==> flow/design.v <==
`timescale 1ns / 1ps
module mult_gen_0(
    CLK,
    A,
    B,
    P
);
input              CLK;
input      [7:0]   A;
input      [7:0]   B;
output     [7:0]   P;
reg [7:0]  a_reg;
reg [7:0]  b_reg;
reg [7:0]  p_reg0;
reg [7:0]  p_reg1;
assign P = p_reg1;
always @(posedge CLK) begin
    a_reg  <= A;
    b_reg  <= B;
    p_reg0 <= a_reg * b_reg;
    p_reg1 <= p_reg0;
end
endmodule
`timescale 1ns / 1ps
module pe(
clk, 
rst,
in_data, 
in_weight, 
in_psum,
in_data_update, 
in_weight_update, 
in_psum_update,
out_psum, 
out_psum_vld
    );
parameter WIDTH             = 8;
parameter PIPELINE_STAGE    = 3;
input                               clk;
input                               rst;
input   [WIDTH - 1 : 0]             in_data;
input   [WIDTH - 1 : 0]             in_weight;
input   [WIDTH - 1 : 0]         in_psum;
input                               in_data_update;
input                               in_weight_update;
input                               in_psum_update;
output  [WIDTH - 1 : 0]         out_psum;
output                              out_psum_vld;
reg     [WIDTH - 1 : 0]             in_data_reg;
reg     [WIDTH - 1 : 0]             in_weight_reg;
reg     [WIDTH - 1 : 0]             in_psum_reg;
wire                                in_update;
wire    [WIDTH - 1 : 0]         out_mult;
reg     [WIDTH - 1 : 0]         in_psum_pipeline        [0 : PIPELINE_STAGE - 1];
reg                                 out_psum_vld_pipeline   [0 : PIPELINE_STAGE];
integer i;
mult_gen_0 mult_unit (
  .CLK(clk),   
  .A(in_data_reg),       
  .B(in_weight_reg),       
  .P(out_mult)       
);
assign in_update = (in_data_update | in_weight_update | in_psum_update);
assign out_psum = in_psum_pipeline[PIPELINE_STAGE-1] + out_mult;
assign out_psum_vld = out_psum_vld_pipeline[PIPELINE_STAGE];
always @(posedge clk) begin
    if(rst) begin
        in_data_reg <= 0;
        in_weight_reg <= 0;
        in_psum_reg <= 0;
    end
    else begin
        if(in_data_update) begin
            in_data_reg <= in_data;
        end
        if(in_weight_update) begin
            in_weight_reg <= in_weight;
        end
        if(in_psum_update) begin
            in_psum_reg <= in_psum;
        end
    end
end
always @(posedge clk) begin
    if(rst) begin
        for(i = 0; i <= PIPELINE_STAGE; i = i + 1) begin: zero_init_out_psum_vld
            out_psum_vld_pipeline[i] <= 0;
        end 
    end
    else begin
        out_psum_vld_pipeline[0] <= in_update;
        for(i = 0; i < PIPELINE_STAGE; i = i + 1) begin: pipeline_stage_out_psum_vld
            out_psum_vld_pipeline[i+1] <= out_psum_vld_pipeline[i];
        end 
    end
end
always @(posedge clk) begin
    if(rst) begin
        for(i = 0; i <= PIPELINE_STAGE - 1; i = i + 1) begin: zero_init_in_psum
            in_psum_pipeline[i] <= 0;
        end 
    end
    else begin
        in_psum_pipeline[0] <= in_psum_reg;
        for(i = 0; i < PIPELINE_STAGE - 1; i = i + 1) begin: pipeline_stage_in_psum
            in_psum_pipeline[i+1] <= in_psum_pipeline[i];
        end 
    end
end
endmodule
`timescale 1ns / 1ps
module pmul(
clk,rst,
in_update,
in_data2,
in_data1,
in_data0,
in_weight2,
in_weight1,
in_weight0,
psum,
psum_vld
    );
    parameter WIDTH = 8;
    input clk;
    input rst;
    input [WIDTH-1:0] in_data2;
    input [WIDTH-1:0] in_data1;
    input [WIDTH-1:0] in_data0;
    input [WIDTH-1:0] in_weight2;
    input [WIDTH-1:0] in_weight1;
    input [WIDTH-1:0] in_weight0;
    input wire        in_update;
    output [WIDTH-1:0]psum;
    output            psum_vld;
    wire [2:0] out_psum_vld;
    wire [WIDTH-1:0] out_psum [0:2];
    assign psum = out_psum[2] + out_psum[1] + out_psum[0];
    assign psum_vld = (out_psum_vld == 3'b111);
    pe pe2( .clk(clk), .rst(rst), 
            .in_data(in_data2), .in_weight(in_weight2), .in_psum(0), 
            .in_data_update(in_update), .in_weight_update(in_update), .in_psum_update(in_update), 
            .out_psum(out_psum[2]), .out_psum_vld(out_psum_vld[2]));
    pe pe1( .clk(clk), .rst(rst), 
            .in_data(in_data1), .in_weight(in_weight1), .in_psum(0), 
            .in_data_update(in_update), .in_weight_update(in_update), .in_psum_update(in_update), 
            .out_psum(out_psum[1]), .out_psum_vld(out_psum_vld[1]));
    pe pe0( .clk(clk), .rst(rst), 
            .in_data(in_data0), .in_weight(in_weight0), .in_psum(0), 
            .in_data_update(in_update), .in_weight_update(in_update), .in_psum_update(in_update), 
            .out_psum(out_psum[0]), .out_psum_vld(out_psum_vld[0]));
endmodule
`timescale 1ns / 1ps
module pcore(
    clk,rst,
    in_update,  
    activate2,
    activate1,
    activate0,
    weight2,
    weight1,
    weight0,
    out_psum,
    out_psum_vld
    );
    parameter WIDTH = 8;
    input wire                      clk,rst,in_update;
    input  wire [3*WIDTH-1:0]       activate2;
    input  wire [3*WIDTH-1:0]       activate1;
    input  wire [3*WIDTH-1:0]       activate0;
    input  wire [3*WIDTH-1:0]       weight2;
    input  wire [3*WIDTH-1:0]       weight1;
    input  wire [3*WIDTH-1:0]       weight0;
    output wire [WIDTH-1:0]         out_psum;
    output wire                     out_psum_vld;
    wire        [WIDTH-1:0]         psum[0:2];
    wire        [2:0]               psum_vld;
    assign out_psum = psum[2] + psum[1] + psum[0];
    assign out_psum_vld = psum_vld[2] & psum_vld[1] & psum_vld[0];
    pmul #(.WIDTH(WIDTH))p2(.clk(clk), .rst(rst), 
         .in_update(in_update), 
         .in_data2(activate2[3*WIDTH-1:2*WIDTH]), .in_data1(activate2[2*WIDTH-1:1*WIDTH]), .in_data0(activate2[1*WIDTH-1:0]), 
         .in_weight2(weight2[3*WIDTH-1:2*WIDTH]), .in_weight1(weight2[2*WIDTH-1:1*WIDTH]), .in_weight0(weight2[1*WIDTH-1:0]), 
         .psum(psum[2]), .psum_vld(psum_vld[2]));
    pmul #(.WIDTH(WIDTH))p1(.clk(clk), .rst(rst), 
         .in_update(in_update), 
         .in_data2(activate1[3*WIDTH-1:2*WIDTH]), .in_data1(activate1[2*WIDTH-1:1*WIDTH]), .in_data0(activate1[1*WIDTH-1:0]), 
         .in_weight2(weight1[3*WIDTH-1:2*WIDTH]), .in_weight1(weight1[2*WIDTH-1:1*WIDTH]), .in_weight0(weight1[1*WIDTH-1:0]), 
         .psum(psum[1]), .psum_vld(psum_vld[1]));
    pmul #(.WIDTH(WIDTH))p0(.clk(clk), .rst(rst), 
         .in_update(in_update), 
         .in_data2(activate0[3*WIDTH-1:2*WIDTH]), .in_data1(activate0[2*WIDTH-1:1*WIDTH]), .in_data0(activate0[1*WIDTH-1:0]), 
         .in_weight2(weight0[3*WIDTH-1:2*WIDTH]), .in_weight1(weight0[2*WIDTH-1:1*WIDTH]), .in_weight0(weight0[1*WIDTH-1:0]), 
         .psum(psum[0]), .psum_vld(psum_vld[0]));
endmodule
`timescale 1ns / 1ps
module computing_core(
clk,rst,
load_done,
activate0,
activate1,
activate2,
weight0,
weight1,
weight2,
weight3,
out_psum0,
out_psum1,
out_psum2,
out_psum3,
out_psum_vld
    );
    parameter WIDTH = 8;
    input  wire                 clk,rst,load_done;
    input  wire  [9*WIDTH-1:0]   weight0,weight1,weight2,weight3;
    input  wire [3*WIDTH-1:0]   activate0;
    input  wire [3*WIDTH-1:0]   activate1;
    input  wire [3*WIDTH-1:0]   activate2;
    output wire [WIDTH-1:0]     out_psum0;
    output wire [WIDTH-1:0]     out_psum1;
    output wire [WIDTH-1:0]     out_psum2;
    output wire [WIDTH-1:0]     out_psum3;
    output wire                 out_psum_vld;
    wire [3:0]      psum_vld;
    assign out_psum_vld = psum_vld[0] & psum_vld[1] & psum_vld[2] & psum_vld[3];
    pcore #(.WIDTH(WIDTH))p0(.clk(clk), .rst(rst), .in_update(load_done),
            .activate2(activate0),
            .activate1(activate1),
            .activate0(activate2),
            .weight2({weight0[64+:8], weight0[56+:8], weight0[48+:8]}),
            .weight1({weight0[40+:8], weight0[32+:8], weight0[24+:8]}),
            .weight0({weight0[16+:8], weight0[8+:8],  weight0[0+:8]}),
            .out_psum(out_psum0), .out_psum_vld(psum_vld[0]));
    pcore #(.WIDTH(WIDTH))p1(.clk(clk), .rst(rst), .in_update(load_done),
            .activate2(activate0),
            .activate1(activate1),
            .activate0(activate2),
            .weight2({weight1[64+:8], weight1[56+:8], weight1[48+:8]}),
            .weight1({weight1[40+:8], weight1[32+:8], weight1[24+:8]}),
            .weight0({weight1[16+:8], weight1[8+:8] , weight1[0+:8]}),
            .out_psum(out_psum1), .out_psum_vld(psum_vld[1]));
    pcore #(.WIDTH(WIDTH))p2(.clk(clk), .rst(rst), .in_update(load_done),
            .activate2(activate0),
            .activate1(activate1),
            .activate0(activate2),
            .weight2({weight2[64+:8], weight2[56+:8], weight2[48+:8]}),
            .weight1({weight2[40+:8], weight2[32+:8], weight2[24+:8]}),
            .weight0({weight2[16+:8], weight2[8+:8] , weight2[0+:8]}),
            .out_psum(out_psum2), .out_psum_vld(psum_vld[2]));
    pcore #(.WIDTH(WIDTH))p3(.clk(clk), .rst(rst), .in_update(load_done),
            .activate2(activate0),
            .activate1(activate1),
            .activate0(activate2),
            .weight2({weight3[64+:8], weight3[56+:8], weight3[48+:8]}),
            .weight1({weight3[40+:8], weight3[32+:8], weight3[24+:8]}),
            .weight0({weight3[16+:8], weight3[8+:8] , weight3[0+:8]}),
            .out_psum(out_psum3), .out_psum_vld(psum_vld[3]));
endmodule
[Step by step through the tools: computing_core]
What the tools print for computing_core, step after step.
Line numbers count from 1 in the design file above.
Cell names lack the library's common part.
Not given: n/a
Design
  top: computing_core
  clock input: clk
  standard-cell library: sky130hd
  corner: tt_025C_1v80

[Word-level counts]
Yosys after proc, flatten, opt, wreduce and memory -nomap, before mapping. Enables and synchronous resets that opt folds into registers are not counted as muxes. Print and check cells are not counted. Equal cells are merged and count once.
Bit counts
  register bits: 1300
  latch bits: 0
  memory bits (writable): 0
  ROM bits: 0
  clocked read ports x word width: 0
  memories: 0
  input bits: 363
  output and inout port bits: 33
  cells after elaboration: 235
Cells by class
  $add $sub $neg: 32
  $mul: 36
  divide/modulo/power cells: 0
  magnitude comparators: 0
  equal/unequal tests: 1
  shift operators: 0
  muxes and demuxes: 0
  bitwise logic cells: 0
  reductions and logical operators: 0
Operators by type and width (number)
  multiplier 8 x 8 -> 8 bit: 36
  adder 8 bit: 32
  equality test 3 bit (second input constant): 1

[Logic depth]
Yosys ltp: most cells in a row. Word level: on the elaborated netlist, between registers, memories and ports. Mapped: between sequential cells and ports; inverters and the memories' decode and read muxes count.
Depth
  depth in word-level cells: 4
  ABC_AREA: 0
  gate-level depth with buffers: 16
  mapped depth without buffers: 15

[Netlist]
The flow's flattened synthesis, as Yosys stat reports it; memories are mapped. The netlist is that of the ABC_AREA named above (0 if unset); the other value can give another one.
Totals and module areas in this step are rounded.
Cells by type
  dfxtp_1: number 1300, area in all 2.6E+04 µm²
  fa_1: number 612, area in all 1.23E+04 µm²
  ha_1: number 608, area in all 7.61E+03 µm²
  xnor2_1: number 581, area in all 5088.63 µm²
  and2_1: number 810, area in all 5067.36 µm²
  inv_1: number 1029, area in all 3.86E+03 µm²
  mux2i_1: number 360, area in all 3.6E+03 µm²
  nand2_1: number 480, area in all 1.8E+03 µm²
  nor2_1: number 364, area in all 1366.31 µm²
  a21o_1: number 78, area in all 585.562 µm²
  xor2_1: number 64, area in all 560.538 µm²
  clkbuf_1: number 121, area in all 454.186 µm²
  a21oi_1: number 84, area in all 420.403 µm²
  buf_4: number 40, area in all 300.288 µm²
  buf_2: number 23, area in all 115.11 µm²
  xnor2_2: number 7, area in all 113.859 µm²
  buf_6: number 4, area in all 45.043 µm²
  nand2_2: number 6, area in all 37.536 µm²
Other cell types: 2; their cells: 8.
Mapped netlist
  mapped cells: 6579
  mapped area: 69400 µm²
  sequential area: 26000 µm²
  flip-flops: 1300
  buffers: 188
The figures by module come from a second, unflattened synthesis with its own total; it is not the netlist above.
Unflattened totals
  cells (unflattened synthesis): 11997
  area total of the unflattened synthesis: 130000 µm²
Each row is one instance without its submodules.
Modules
  pe: times used 36, cells 178, area 1890 µm², seq. area 1040 µm²
  mult_gen_0: times used 36, cells 134, area 1530 µm², seq. area 641 µm²
  pmul (WIDTH=8): times used 12, cells 48, area 442 µm², seq. area 0.0 µm²
  pcore (WIDTH=8): times used 4, cells 47, area 438 µm², seq. area 0.0 µm²
  computing_core: times used 1, cells 1, area 8.8 µm², seq. area 0.0 µm²

[Path before layout]
OpenSTA on the mapped netlist: ideal clock, no wires. The path of least setup slack (recovery checks aside). Input and output delay are each 20% of the period. Register names are those of the netlist, which keeps one name where synthesis merged equal registers.
Timing after synthesis
  path type: reg2out
  start: reg p3.p2.pe0.mult_unit.p_reg1[2]
  end: out out_psum3[6]
  period: 6500 ps
  external output delay: 1300 ps
  time at the first pin: 0 ps
  data arrival time: 3485 ps
  data required time: 5200 ps
  path slack: 1715 ps
  path delay: 3485 ps
  driving pins on the path: 13
  path buffers: 0
  synthesis period reached: 4785 ps
"path delay" = arrival - input delay + setup time.
A path that ends at an output port has no setup time.
"driving pins on the path": output pins that drive a net of the path, with the launching flip-flop's if there is one; two outputs of one cell count as two.
"synthesis period reached" = period - worst setup slack (recovery checks aside). The figure is calculated, with input and output delays left at 20% of the set period.
Between the ends stands the longest chain of elaborated cells between them, by number of cells; it is not shown to be the way that was timed. Of several equally long chains one is given.
Each line given opens the expression or statement behind the cell; cells for indexed reads and writes are added by Yosys, which also makes memories of some case tables.
On the way, after synthesis
  cells stage by stage: dfxtp_1 fa_1 fa_1 fa_1 inv_1 fa_1 inv_1 ha_1 fa_1 a21oi_1 nor2_1 nor2_1 xnor2_1
  cells in the longest elaborated chain: 3
  elaborated cells between the ends (all ways): 3
  RTL lines with such cells: 2
  classes of those cells: add/sub: 3
RTL lines, path after synthesis
  from (decl): line 15  | reg [7:0]  p_reg1;
  from (assign): line 21  | p_reg1 <= p_reg0;
  adder 8 bit: line 138  | assign psum = out_psum[2] + out_psum[1] + out_psum[0];
  adder 8 bit (2 in a row): line 178  | assign out_psum = psum[2] + psum[1] + psum[0];
  to (decl): line 222  | output wire [WIDTH-1:0]     out_psum3;

[Path in the finished layout]
From the final timing report of run A: the path of least setup slack in the routed layout; clock arrival at registers is part of the times.
The path's times are printed in steps of 10 ps; the period is the one set.
Timing post-layout
  path type: reg2out
  start: reg p0.p2.pe0.mult_unit.p_reg1[2]
  end: out out_psum0[6]
  period: 7260 ps
  external output delay: 1450 ps
  time at the first pin: 710 ps
  data arrival time: 5130 ps
  data required time: 5810 ps
  path slack: 680 ps
  driving pins on the path: 15
  path buffers: 1
Between the ends stands the longest chain of elaborated cells between them, by number of cells; it is not shown to be the way that was timed. Of several equally long chains one is given.
On the way, post-layout
  cells stage by stage: dfxtp_1 fa_1 fa_1 inv_1 fa_1 fa_1 inv_1 ha_1 inv_1 fa_1 inv_1 a21o_1 a21oi_1 xnor2_1 clkdlybuf4s50_1
  cells in the longest elaborated chain: 3
  elaborated cells between the ends (all ways): 3
  RTL lines with such cells: 2
  classes of those cells: add/sub: 3
RTL lines, path post-layout
  from (decl): line 15  | reg [7:0]  p_reg1;
  from (assign): line 21  | p_reg1 <= p_reg0;
  adder 8 bit: line 138  | assign psum = out_psum[2] + out_psum[1] + out_psum[0];
  adder 8 bit (2 in a row): line 178  | assign out_psum = psum[2] + psum[1] + psum[0];
  to (decl): line 219  | output wire [WIDTH-1:0]     out_psum0;

Flow measurements of computing_core on sky130hd: 3 stored runs with different settings, listed in no order. Input and output delays are each 20% of the period that was set; the output load is 0.01 pF.
"achieved clock period" is the run's clock period less its worst setup slack. It is reckoned from that one timing run; input and output delays stay at 20% of the period that was set.
"worst setup path time": the worst setup path's part of the clock period (all of it between registers, 20% less for each end at a port) less its slack. A launch clock that arrives late makes it longer, a capture clock that arrives late makes it shorter.
"power" is the tool's figure for a default switching activity; nothing was simulated.
"worst setup path time" is given in steps of 10 ps.
Measured values are rounded.
[run A] settings: ABC_AREA=0, CAP_MARGIN=15, CELL_PAD_IN_SITES_DETAIL_PLACEMENT=0, CORE_ASPECT_RATIO=0.85, CORE_MARGIN=9, CORE_UTILIZATION=38, CTS_CLUSTER_DIAMETER=319, CTS_CLUSTER_SIZE=26, MAX_ROUTING_LAYER=met4, PLACE_DENSITY_LB_ADDON=0.14, SLEW_MARGIN=15, period_ns=7.26
[run A] result: chip area after synthesis (Yosys) 69400 µm², die area 198000 µm², standard-cell area of the final layout 77200 µm², utilization 42.6 %, worst setup slack after layout 683 ps, total negative slack 0 ps, worst hold slack 325 ps, power 16.4 mW, achieved clock period 6577 ps, worst setup path time 5130 ps, worst setup path kind reg2out
[run B] settings: CORE_UTILIZATION=40, period_ns=6.24, CAP_MARGIN=20, CORE_MARGIN=2, SLEW_MARGIN=20
[run B] result: chip area after synthesis (Yosys) 69400 µm², die area 177000 µm², standard-cell area of the final layout 80600 µm², utilization 46.9 %, worst setup slack after layout 194 ps, total negative slack 0 ps, worst hold slack 324 ps, power 23.8 mW, achieved clock period 6046 ps, worst setup path time 4800 ps, worst setup path kind reg2out
[run C] settings: ABC_AREA=0, CAP_MARGIN=15, CELL_PAD_IN_SITES_DETAIL_PLACEMENT=1, CORE_ASPECT_RATIO=0.85, CORE_MARGIN=9, CORE_UTILIZATION=38, CTS_CLUSTER_DIAMETER=319, CTS_CLUSTER_SIZE=26, MAX_ROUTING_LAYER=met4, MIN_ROUTING_LAYER=met2, PLACE_DENSITY_LB_ADDON=0.27, SLEW_MARGIN=15, period_ns=7.26
[run C] result: chip area after synthesis (Yosys) 69400 µm², die area 198000 µm², standard-cell area of the final layout 77200 µm², utilization 42.6 %, worst setup slack after layout 542 ps, total negative slack 0 ps, worst hold slack 307 ps, power 16.9 mW, achieved clock period 6718 ps, worst setup path time 5270 ps, worst setup path kind reg2out
